==> flow/design.v <==
`timescale 1ns / 1ps
module HalfAdder(
    input a,  
    input b,  
    output f,  
    output carryOut  
    );
    xor(f, a, b);
    and(carryOut, a, b);
endmodule
`timescale 1ns / 1ps
module FullAdder(
    input a,
    input b,
    input carryIn,
    output sum,
    output carryOut
    );
    wire ha1Sum, ha1CarryOut, ha2CarryOut;
    HalfAdder halfAdder1(a, b, ha1Sum, ha1CarryOut);
    HalfAdder halfAdder2(ha1Sum, carryIn, sum, ha2CarryOut);
    or(carryOut, ha1CarryOut, ha2CarryOut);
endmodule
`timescale 1ns / 1ps
module MultiAnd16(
    input [15:0] a,
    input b,
    output [15:0] c
    );
    and(c[0], a[0], b);
    and(c[1], a[1], b);
    and(c[2], a[2], b);
    and(c[3], a[3], b);
    and(c[4], a[4], b);
    and(c[5], a[5], b);
    and(c[6], a[6], b);
    and(c[7], a[7], b);
    and(c[8], a[8], b);
    and(c[9], a[9], b);
    and(c[10], a[10], b);
    and(c[11], a[11], b);
    and(c[12], a[12], b);
    and(c[13], a[13], b);
    and(c[14], a[14], b);
    and(c[15], a[15], b);
endmodule
`timescale 1ns / 1ps
module MultiAdd15(
    input [14:0] a,
    input [14:0] b,
    input [14:0] carryIn,
    output [14:0] sum,
    output [14:0] carryOut
    );
    FullAdder fa0(a[0], b[0], carryIn[0], sum[0], carryOut[0]);  
    FullAdder fa1(a[1], b[1], carryIn[1], sum[1], carryOut[1]);
    FullAdder fa2(a[2], b[2], carryIn[2], sum[2], carryOut[2]);
    FullAdder fa3(a[3], b[3], carryIn[3], sum[3], carryOut[3]);
    FullAdder fa4(a[4], b[4], carryIn[4], sum[4], carryOut[4]);
    FullAdder fa5(a[5], b[5], carryIn[5], sum[5], carryOut[5]);
    FullAdder fa6(a[6], b[6], carryIn[6], sum[6], carryOut[6]);
    FullAdder fa7(a[7], b[7], carryIn[7], sum[7], carryOut[7]);
    FullAdder fa8(a[8], b[8], carryIn[8], sum[8], carryOut[8]);
    FullAdder fa9(a[9], b[9], carryIn[9], sum[9], carryOut[9]);
    FullAdder fa10(a[10], b[10], carryIn[10], sum[10], carryOut[10]);
    FullAdder fa11(a[11], b[11], carryIn[11], sum[11], carryOut[11]);
    FullAdder fa12(a[12], b[12], carryIn[12], sum[12], carryOut[12]);
    FullAdder fa13(a[13], b[13], carryIn[13], sum[13], carryOut[13]);
    FullAdder fa14(a[14], b[14], carryIn[14], sum[14], carryOut[14]);
endmodule
`timescale 1ns / 1ps
module ArrayMultiplier(
    input [15:0] a,
    input [15:0] b,
    output [31:0] f
    );
    wire [15:0] tmpAnd [0:15];
    wire [14:0] tmpSum [0:14];
    wire [14:0] tmpCarry [0:15];
    MultiAnd16 and0(a, b[0], tmpAnd[0]);
    MultiAnd16 and1(a, b[1], tmpAnd[1]);
    MultiAnd16 and2(a, b[2], tmpAnd[2]);
    MultiAnd16 and3(a, b[3], tmpAnd[3]);
    MultiAnd16 and4(a, b[4], tmpAnd[4]);
    MultiAnd16 and5(a, b[5], tmpAnd[5]);
    MultiAnd16 and6(a, b[6], tmpAnd[6]);
    MultiAnd16 and7(a, b[7], tmpAnd[7]);
    MultiAnd16 and8(a, b[8], tmpAnd[8]);
    MultiAnd16 and9(a, b[9], tmpAnd[9]);
    MultiAnd16 and10(a, b[10], tmpAnd[10]);
    MultiAnd16 and11(a, b[11], tmpAnd[11]);
    MultiAnd16 and12(a, b[12], tmpAnd[12]);
    MultiAnd16 and13(a, b[13], tmpAnd[13]);
    MultiAnd16 and14(a, b[14], tmpAnd[14]);
    MultiAnd16 and15(a, b[15], tmpAnd[15]);
    MultiAdd15 add0(tmpAnd[0][15:1], tmpAnd[1][14:0], 15'd0, tmpSum[0], tmpCarry[0]);
    MultiAdd15 add1({tmpAnd[1][15], tmpSum[0][14:1]}, tmpAnd[2][14:0], tmpCarry[0], tmpSum[1], tmpCarry[1]);
    MultiAdd15 add2({tmpAnd[2][15], tmpSum[1][14:1]}, tmpAnd[3][14:0], tmpCarry[1], tmpSum[2], tmpCarry[2]);
    MultiAdd15 add3({tmpAnd[3][15], tmpSum[2][14:1]}, tmpAnd[4][14:0], tmpCarry[2], tmpSum[3], tmpCarry[3]);
    MultiAdd15 add4({tmpAnd[4][15], tmpSum[3][14:1]}, tmpAnd[5][14:0], tmpCarry[3], tmpSum[4], tmpCarry[4]);
    MultiAdd15 add5({tmpAnd[5][15], tmpSum[4][14:1]}, tmpAnd[6][14:0], tmpCarry[4], tmpSum[5], tmpCarry[5]);
    MultiAdd15 add6({tmpAnd[6][15], tmpSum[5][14:1]}, tmpAnd[7][14:0], tmpCarry[5], tmpSum[6], tmpCarry[6]);
    MultiAdd15 add7({tmpAnd[7][15], tmpSum[6][14:1]}, tmpAnd[8][14:0], tmpCarry[6], tmpSum[7], tmpCarry[7]);
    MultiAdd15 add8({tmpAnd[8][15], tmpSum[7][14:1]}, tmpAnd[9][14:0], tmpCarry[7], tmpSum[8], tmpCarry[8]);
    MultiAdd15 add9({tmpAnd[9][15], tmpSum[8][14:1]}, tmpAnd[10][14:0], tmpCarry[8], tmpSum[9], tmpCarry[9]);
    MultiAdd15 add10({tmpAnd[10][15], tmpSum[9][14:1]}, tmpAnd[11][14:0], tmpCarry[9], tmpSum[10], tmpCarry[10]);
    MultiAdd15 add11({tmpAnd[11][15], tmpSum[10][14:1]}, tmpAnd[12][14:0], tmpCarry[10], tmpSum[11], tmpCarry[11]);
    MultiAdd15 add12({tmpAnd[12][15], tmpSum[11][14:1]}, tmpAnd[13][14:0], tmpCarry[11], tmpSum[12], tmpCarry[12]);
    MultiAdd15 add13({tmpAnd[13][15], tmpSum[12][14:1]}, tmpAnd[14][14:0], tmpCarry[12], tmpSum[13], tmpCarry[13]);
    MultiAdd15 add14({tmpAnd[14][15], tmpSum[13][14:1]}, tmpAnd[15][14:0], tmpCarry[13], tmpSum[14], tmpCarry[14]);
    FullAdder add15(tmpSum[14][1], tmpCarry[14][0], 1'b0, f[16], tmpCarry[15][0]);
    FullAdder add16(tmpSum[14][2], tmpCarry[14][1], tmpCarry[15][0], f[17], tmpCarry[15][1]);
    FullAdder add17(tmpSum[14][3], tmpCarry[14][2], tmpCarry[15][1], f[18], tmpCarry[15][2]);
    FullAdder add18(tmpSum[14][4], tmpCarry[14][3], tmpCarry[15][2], f[19], tmpCarry[15][3]);
    FullAdder add19(tmpSum[14][5], tmpCarry[14][4], tmpCarry[15][3], f[20], tmpCarry[15][4]);
    FullAdder add20(tmpSum[14][6], tmpCarry[14][5], tmpCarry[15][4], f[21], tmpCarry[15][5]);
    FullAdder add21(tmpSum[14][7], tmpCarry[14][6], tmpCarry[15][5], f[22], tmpCarry[15][6]);
    FullAdder add22(tmpSum[14][8], tmpCarry[14][7], tmpCarry[15][6], f[23], tmpCarry[15][7]);
    FullAdder add23(tmpSum[14][9], tmpCarry[14][8], tmpCarry[15][7], f[24], tmpCarry[15][8]);
    FullAdder add24(tmpSum[14][10], tmpCarry[14][9], tmpCarry[15][8], f[25], tmpCarry[15][9]);
    FullAdder add25(tmpSum[14][11], tmpCarry[14][10], tmpCarry[15][9], f[26], tmpCarry[15][10]);
    FullAdder add26(tmpSum[14][12], tmpCarry[14][11], tmpCarry[15][10], f[27], tmpCarry[15][11]);
    FullAdder add27(tmpSum[14][13], tmpCarry[14][12], tmpCarry[15][11], f[28], tmpCarry[15][12]);
    FullAdder add28(tmpSum[14][14], tmpCarry[14][13], tmpCarry[15][12], f[29], tmpCarry[15][13]);
    FullAdder add29(tmpAnd[15][15], tmpCarry[14][14], tmpCarry[15][13], f[30], f[31]);
    assign f[0] = tmpAnd[0][0];
    assign f[1] = tmpSum[0][0];
    assign f[2] = tmpSum[1][0];
    assign f[3] = tmpSum[2][0];
    assign f[4] = tmpSum[3][0];
    assign f[5] = tmpSum[4][0];
    assign f[6] = tmpSum[5][0];
    assign f[7] = tmpSum[6][0];
    assign f[8] = tmpSum[7][0];
    assign f[9] = tmpSum[8][0];
    assign f[10] = tmpSum[9][0];
    assign f[11] = tmpSum[10][0];
    assign f[12] = tmpSum[11][0];
    assign f[13] = tmpSum[12][0];
    assign f[14] = tmpSum[13][0];
    assign f[15] = tmpSum[14][0];
endmodule
`timescale 1ns / 1ps
module RippleAdder8(
    input [7:0] a,
    input [7:0] b,
    input carryIn,
    output [7:0] sum,
    output carryOut
    );
    wire tmpCarry [0:6];
    FullAdder fa0(a[0], b[0], carryIn, sum[0], tmpCarry[0]);  
    FullAdder fa1(a[1], b[1], tmpCarry[0], sum[1], tmpCarry[1]);
    FullAdder fa2(a[2], b[2], tmpCarry[1], sum[2], tmpCarry[2]);
    FullAdder fa3(a[3], b[3], tmpCarry[2], sum[3], tmpCarry[3]);
    FullAdder fa4(a[4], b[4], tmpCarry[3], sum[4], tmpCarry[4]);
    FullAdder fa5(a[5], b[5], tmpCarry[4], sum[5], tmpCarry[5]);
    FullAdder fa6(a[6], b[6], tmpCarry[5], sum[6], tmpCarry[6]);
    FullAdder fa7(a[7], b[7], tmpCarry[6], sum[7], carryOut);  
endmodule
`timescale 1ns / 1ps
module Adder32(
    input [31:0] a,
    input [31:0] b,
    output [31:0] sum,
    output carryOut
    );
    wire tmpCarry [0:2];
    RippleAdder8 add0(a[7:0], b[7:0], 1'b0, sum[7:0], tmpCarry[0]);
    RippleAdder8 add1(a[15:8], b[15:8], tmpCarry[0], sum[15:8], tmpCarry[1]);
    RippleAdder8 add2(a[23:16], b[23:16], tmpCarry[1], sum[23:16], tmpCarry[2]);
    RippleAdder8 add3(a[31:24], b[31:24], tmpCarry[2], sum[31:24], carryOut);
endmodule
`timescale 1ns / 1ps
module MACRegister(
    input clk,
    input rst,
    input [1:0] opcode,
    input [15:0] a,
    input [15:0] b,
    output [31:0] dataOut
    );
    reg [31:0] register;
    assign dataOut = register;
    wire [31:0] product;
    wire [31:0] sum;
    ArrayMultiplier multiplier(a, b, product);
    Adder32 adder(register, product, sum);
    always @ (posedge clk) begin
        if (rst)
            register <= 32'd0;
        else case (opcode)
            2'd1:  
                register <= {a, b};
            2'd2:  
                register <= sum;
        endcase
    end
endmodule
--- tool output ---
* From RTL to reports: MACRegister *
Tool output for the design above before and after an edit, in the order of the flow.
"before" refers to lines of the RTL above, "after" to lines of the edited file.
"change" is "after" less "before", of the values as shown.
Operators carry their Yosys type and port widths (W data, S select, Z words).
Library cell names are shortened.
Not given: --

design
  design top = MACRegister
  clock = clk
  library = sky130hd
  library corner = tt_025C_1v80

* The edit *
The edit as a unified diff against the file above.
The edit is scripted: it alters the design's behaviour and was not made to optimise anything.

begin of diff
@@ -57,5 +57,6 @@
     FullAdder fa2(a[2], b[2], carryIn[2], sum[2], carryOut[2]);
     FullAdder fa3(a[3], b[3], carryIn[3], sum[3], carryOut[3]);
-    FullAdder fa4(a[4], b[4], carryIn[4], sum[4], carryOut[4]);
+    assign sum[4] = 0;
+    assign carryOut[4] = 0;
     FullAdder fa5(a[5], b[5], carryIn[5], sum[5], carryOut[5]);
     FullAdder fa6(a[6], b[6], carryIn[6], sum[6], carryOut[6]);
end of diff

* Word-level counts *
Yosys after proc, flatten, opt, wreduce and memory -nomap, before mapping. Memory bits, and registers merged into a memory's read port (data or address), are not among the register bits. Print and check cells are not counted. Equal cells are merged and count once.

storage and ports
  item                         before  after  change
  flip-flop bits (word level)  32      32     0
  input bits                   36      36     0
  output and inout port bits   32      32     0
  cells after elaboration      1567    1417   -150

cells by class
  item                              before  after  change
  equality and inequality tests     2       2      0
  mux-type cells                    1       1      0
  bitwise operators                 1562    1412   -150
  reductions and logical operators  1       1      0

operator list
  cell           before  after  change
  $and A1 B1 Y1  781     720    -61
  $xor A1 B1 Y1  527     468    -59
  $or A1 B1 Y1   254     224    -30

Operator kinds equal on both sides are left out: 4.

* Depth *
Longest topological path by Yosys (ltp), each cell counted once; first at word level (registers and memories cut), then after technology mapping (sequential cells cut; the memories' decode and read muxes count).

depth
  item                           before  after  change
  word-level depth               65      65     0
  ABC_AREA                       0       0      --
  gate-level depth with buffers  41      46     +5
  mapped depth without buffers   40      45     +5

* Mapped cells and area *
Yosys stat after the flow's synthesis: flattened, memories mapped to cells. It holds for the ABC_AREA given above (unset counts as 0); a run with the other value may have another netlist.

synthesis totals
  item                            before     after      change
  standard cells after synthesis  934        894        -40
  chip area (Yosys) (mm2)         0.0091851  0.008582   -0.0006031
  sequential area (mm2)           0.0006406  0.0006406  0.0000000
  mapped flip-flops               32         32         0
  buffers                         83         79         -4

cells by type
  cell type  before  after  change
  fa_1       254     211    -43
  nand2_1    92      60     -32
  nor2_1     29      57     +28
  a211o_1    27      0      -27
  ha_1       18      45     +27
  a211oi_1   3       29     +26
  and2_1     192     180    -12
  inv_1      161     149    -12
  mux2i_1    1       7      +6
  clkbuf_1   42      37     -5
  nor2b_1    6       1      -5
  buf_2      5       8      +3
  a21o_1     0       3      +3
  buf_6      4       2      -2
  nor3_1     3       1      -2
  o2111ai_1  0       2      +2
  o21a_1     0       2      +2
  a21oi_1    27      26     -1

Cell types equal on both sides are left out: 3.
The list need not be complete.
The figures by module come from a second, unflattened synthesis with its own total; it is not the netlist above.

unflattened totals
  item                                           before     after      change
  cell total of the unflattened synthesis        1234       1234       0
  area total of the unflattened synthesis (mm2)  0.0120641  0.0118764  -0.0001877

Each row is one instance without its submodules.

by module, before
  module           times used  cells  area (mm2)  sequential area (mm2)
  HalfAdder        544         1      0.0000125   0
  MultiAnd16       16          17     0.0001264   0
  FullAdder        272         1      0.0000063   0
  MACRegister      1           144    0.0015265   0.0006406
  Adder32          1           1      0.0000038   0
  ArrayMultiplier  1           1      0.0000038   0
  MultiAdd15       15          0      0           0
  RippleAdder8     4           0      0           0

by module, after
  module           times used  cells  area (mm2)  sequential area (mm2)
  HalfAdder        514         1      0.0000125   0
  MultiAnd16       16          17     0.0001264   0
  FullAdder        257         1      0.0000063   0
  MACRegister      1           144    0.0015265   0.0006406
  MultiAdd15       15          3      0.0000188   0
  Adder32          1           1      0.0000038   0
  ArrayMultiplier  1           1      0.0000038   0
  RippleAdder8     4           0      0           0

* Timing after synthesis *
Path of least setup slack by OpenSTA after synthesis, without wires, with an ideal clock, recovery checks aside; 20% of the period is set as input and as output delay. Where synthesis merged equal registers, the netlist keeps one of their names.

path post-synthesis
  item                                 before                 after                  change
  path kind                            input-to-reg           input-to-reg           --
  start                                input b[1]             input a[3]             --
  end                                  register register[31]  register register[31]  --
  clock period (ns)                    19.0                   19.0                   0.0
  external input delay (ns)            3.800                  3.800                  0.000
  setup time (ns)                      0.106                  0.071                  -0.035
  time at the first pin (ns)           3.800                  3.800                  0.000
  data arrival time (ns)               18.835                 17.959                 -0.876
  required time (ns)                   18.894                 18.929                 +0.035
  path slack (ns)                      0.059                  0.970                  +0.911
  delay of the path (ns)               15.141                 14.230                 -0.911
  stages                               38                     40                     +2
  path buffers                         1                      1                      0
  period reached after synthesis (ns)  18.941                 18.03                  -0.911

"delay of the path" = arrival - input delay + setup time.
"stages" counts driving pins, that of a launching flip-flop among them; a cell with two outputs on the path counts twice.
"period reached after synthesis" is the clock period less the worst setup slack; recovery checks do not enter. This is arithmetic on one report: input and output delays are still those of the set period (20% each).
Between the ends stands the longest chain of elaborated cells between them, by number of cells; it is not shown to be the way that was timed. Of several equally long chains one is given.
A line is the first line of the expression or statement that the cell stems from. Yosys adds cells for indexed reads and writes and turns some case tables into memories.
A register here has more assigning lines than the two given.

on the way, post-synthesis, before
  cell sequence = clkbuf_1 -> and2_1 -> ha_1 -> inv_1 -> fa_1 -> inv_1 -> fa_1 -> fa_1 -> fa_1 -> fa_1 -> fa_1 -> fa_1 -> fa_1 -> fa_1 -> fa_1 -> fa_1 -> fa_1 -> fa_1 -> [... 2 more ...] -> fa_1 -> fa_1 -> fa_1 -> fa_1 -> fa_1 -> fa_1 -> fa_1 -> fa_1 -> fa_1 -> fa_1 -> fa_1 -> fa_1 -> fa_1 -> fa_1 -> fa_1 -> fa_1 -> xor2_1 -> o311ai_0
  cells in the longest elaborated chain = 65
  elaborated cells on any way between the ends = 1265
  source lines of those cells = 20
  those cells by class = mux (1); logic (1264)

ends and longest elaborated chain, post-synthesis, before
  item                line  source
  start: declaration  180   input [15:0] b,
  $and A1 B1 Y1       44    and(c[14], a[14], b);
  $xor A1 B1 Y1 x28   8     xor(f, a, b);
  $and A1 B1 Y1       9     and(carryOut, a, b);
  $or A1 B1 Y1        22    or(carryOut, ha1CarryOut, ha2CarryOut);
  $xor A1 B1 Y1 x2    8
  $and A1 B1 Y1       9
  $or A1 B1 Y1        22
  [... 23 more ...]   --
  $or A1 B1 Y1        22
  $and A1 B1 Y1       9
  $or A1 B1 Y1        22
  $and A1 B1 Y1       9
  $or A1 B1 Y1        22
  $xor A1 B1 Y1       8
  $pmux W32 S2        192   else case (opcode)
  end: assignment     194   register <= {a, b};
  end: assignment     196   register <= sum;
  end: declaration    183   reg [31:0] register;

on the way, post-synthesis, after
  cell sequence = clkbuf_1 -> and2_1 -> ha_1 -> inv_1 -> fa_1 -> inv_1 -> fa_1 -> inv_1 -> fa_1 -> fa_1 -> fa_1 -> fa_1 -> fa_1 -> fa_1 -> fa_1 -> fa_1 -> fa_1 -> fa_1 -> [... 4 more ...] -> fa_1 -> fa_1 -> fa_1 -> fa_1 -> fa_1 -> fa_1 -> fa_1 -> fa_1 -> fa_1 -> fa_1 -> fa_1 -> fa_1 -> fa_1 -> fa_1 -> xnor2_1 -> nor3b_1 -> o21bai_1 -> a21oi_1
  cells in the longest elaborated chain = 65
  elaborated cells on any way between the ends = 414
  source lines of those cells = 5
  those cells by class = mux (1); logic (413)

ends and longest elaborated chain, post-synthesis, after
  item                line  source
  start: declaration  180   input [15:0] a,
  $and A1 B1 Y1       33    and(c[3], a[3], b);
  $xor A1 B1 Y1 x2    8     xor(f, a, b);
  $and A1 B1 Y1       9     and(carryOut, a, b);
  $or A1 B1 Y1        22    or(carryOut, ha1CarryOut, ha2CarryOut);
  $and A1 B1 Y1       9
  $or A1 B1 Y1        22
  $and A1 B1 Y1       9
  [... 50 more ...]   --
  $or A1 B1 Y1        22
  $and A1 B1 Y1       9
  $or A1 B1 Y1        22
  $and A1 B1 Y1       9
  $or A1 B1 Y1        22
  $xor A1 B1 Y1       8
  $pmux W32 S2        193   else case (opcode)
  end: assignment     195   register <= {a, b};
  end: assignment     197   register <= sum;
  end: declaration    184   reg [31:0] register;

* Path in the finished layout *
Path of least setup slack in the final report of each run of pair A (OpenROAD, finished layout, wires in). Where an end is a register, its clock arrival counts in the times.

path after layout
  item                        before                 after                  change
  path kind                   input-to-reg           input-to-reg           --
  start                       input b[0]             input b[1]             --
  end                         register register[31]  register register[31]  --
  clock period (ns)           19.0                   19.0                   0.0
  external input delay (ns)   3.80                   3.80                   0.00
  setup time (ns)             0.09                   0.06                   -0.03
  time at the first pin (ns)  3.80                   3.80                   0.00
  data arrival time (ns)      17.83                  17.68                  -0.15
  required time (ns)          19.20                  19.22                  +0.02
  path slack (ns)             1.36                   1.54                   +0.18
  stages                      40                     40                     0
  path buffers                2                      1                      -1

Between the ends stands the longest chain of elaborated cells between them, by number of cells; it is not shown to be the way that was timed. Of several equally long chains one is given.
A register here has more assigning lines than the two given.

on the way, after layout, before
  cell sequence = buf_2 -> buf_12 -> and2_1 -> ha_1 -> inv_1 -> fa_1 -> inv_1 -> fa_2 -> fa_2 -> fa_1 -> fa_2 -> fa_2 -> fa_2 -> fa_2 -> fa_2 -> fa_2 -> fa_2 -> fa_2 -> [... 4 more ...] -> fa_2 -> fa_2 -> fa_2 -> fa_2 -> fa_2 -> fa_2 -> fa_2 -> fa_2 -> fa_2 -> fa_2 -> fa_2 -> fa_2 -> fa_2 -> fa_2 -> fa_1 -> xor2_1 -> nand4_1 -> o311ai_1
  cells in the longest elaborated chain = 65
  elaborated cells on any way between the ends = 1264
  source lines of those cells = 20
  those cells by class = mux (1); logic (1263)

ends and longest elaborated chain, after layout, before
  item                line  source
  start: declaration  180   input [15:0] b,
  $and A1 B1 Y1       45    and(c[15], a[15], b);
  $xor A1 B1 Y1 x28   8     xor(f, a, b);
  $and A1 B1 Y1       9     and(carryOut, a, b);
  $or A1 B1 Y1        22    or(carryOut, ha1CarryOut, ha2CarryOut);
  $xor A1 B1 Y1 x2    8
  $and A1 B1 Y1       9
  $or A1 B1 Y1        22
  [... 23 more ...]   --
  $or A1 B1 Y1        22
  $and A1 B1 Y1       9
  $or A1 B1 Y1        22
  $and A1 B1 Y1       9
  $or A1 B1 Y1        22
  $xor A1 B1 Y1       8
  $pmux W32 S2        192   else case (opcode)
  end: assignment     194   register <= {a, b};
  end: assignment     196   register <= sum;
  end: declaration    183   reg [31:0] register;

on the way, after layout, after
  cell sequence = dlygate4sd2_1 -> and2_1 -> ha_1 -> inv_1 -> fa_1 -> inv_1 -> fa_1 -> fa_1 -> fa_1 -> inv_1 -> fa_1 -> fa_1 -> fa_1 -> fa_2 -> fa_2 -> fa_2 -> fa_1 -> fa_1 -> [... 4 more ...] -> fa_2 -> fa_2 -> fa_2 -> fa_1 -> fa_2 -> fa_1 -> fa_2 -> fa_2 -> fa_2 -> fa_2 -> fa_2 -> fa_2 -> fa_2 -> fa_2 -> xnor2_2 -> nor3b_1 -> o21bai_1 -> a21oi_1
  cells in the longest elaborated chain = 65
  elaborated cells on any way between the ends = 1130
  source lines of those cells = 19
  those cells by class = mux (1); logic (1129)

ends and longest elaborated chain, after layout, after
  item                line  source
  start: declaration  181   input [15:0] b,
  $and A1 B1 Y1       33    and(c[3], a[3], b);
  $xor A1 B1 Y1 x2    8     xor(f, a, b);
  $and A1 B1 Y1       9     and(carryOut, a, b);
  $or A1 B1 Y1        22    or(carryOut, ha1CarryOut, ha2CarryOut);
  $and A1 B1 Y1       9
  $or A1 B1 Y1        22
  $and A1 B1 Y1       9
  [... 50 more ...]   --
  $or A1 B1 Y1        22
  $and A1 B1 Y1       9
  $or A1 B1 Y1        22
  $and A1 B1 Y1       9
  $or A1 B1 Y1        22
  $xor A1 B1 Y1       8
  $pmux W32 S2        193   else case (opcode)
  end: assignment     195   register <= {a, b};
  end: assignment     197   register <= sum;
  end: declaration    184   reg [31:0] register;

* Measured runs *
Runs of the flow (Yosys, OpenROAD) on both versions; the two runs of a pair have the same settings. The constraints put input and output delay at 20% of the set period each and load the outputs with 0.01 pF.

settings, pair A
  CORE_UTILIZATION = 40
  SETUP_SLACK_MARGIN = 1.0
  period_ns = 19.0
  CAP_MARGIN = 20
  CORE_MARGIN = 2
  SLEW_MARGIN = 20

measured results, pair A
  item                                          before     after      change
  post-synthesis cell area (mm2)                0.0091851  0.008582   -0.0006031
  total die area (mm2)                          0.0241911  0.0226427  -0.0015484
  standard-cell area of the final layout (mm2)  0.0101823  0.0095179  -0.0006644
  post-layout utilization (%)                   45.1       45.3       +0.2
  worst slack on setup checks (ns)              1.365      1.537      +0.172
  post-route setup TNS (ns)                     0.000      0.000      0.000
  post-route worst hold slack (ns)              0.480      0.494      +0.014
  clock period reached (ns)                     17.635     17.463     -0.172

settings, pair B
  ABC_AREA = 1
  CAP_MARGIN = 40
  CELL_PAD_IN_SITES_DETAIL_PLACEMENT = 0
  CELL_PAD_IN_SITES_GLOBAL_PLACEMENT = 0
  CORE_MARGIN = 4
  CORE_UTILIZATION = 46
  CTS_CLUSTER_SIZE = 43
  HOLD_SLACK_MARGIN = -0.01
  MAX_ROUTING_LAYER = met4
  MIN_ROUTING_LAYER = met1
  PLACE_DENSITY_LB_ADDON = 0.18
  SETUP_SLACK_MARGIN = 0.42
  SLEW_MARGIN = 25
  period_ns = 22.3

measured results, pair B
  item                                          before     after      change
  post-synthesis cell area (mm2)                0.009593   0.0087859  -0.0008071
  total die area (mm2)                          0.0232288  0.0213744  -0.0018544
  standard-cell area of the final layout (mm2)  0.0101622  0.0095179  -0.0006443
  post-layout utilization (%)                   49.9       50.7       +0.8
  worst slack on setup checks (ns)              2.115      2.862      +0.747
  post-route setup TNS (ns)                     0.000      0.000      0.000
  post-route worst hold slack (ns)              0.510      0.516      +0.006
  clock period reached (ns)                     20.185     19.438     -0.747

"clock period reached": clock period set for the run, less the worst setup slack. It is reckoned from that one timing run; input and output delays stay at 20% of the period that was set.
--- end ---
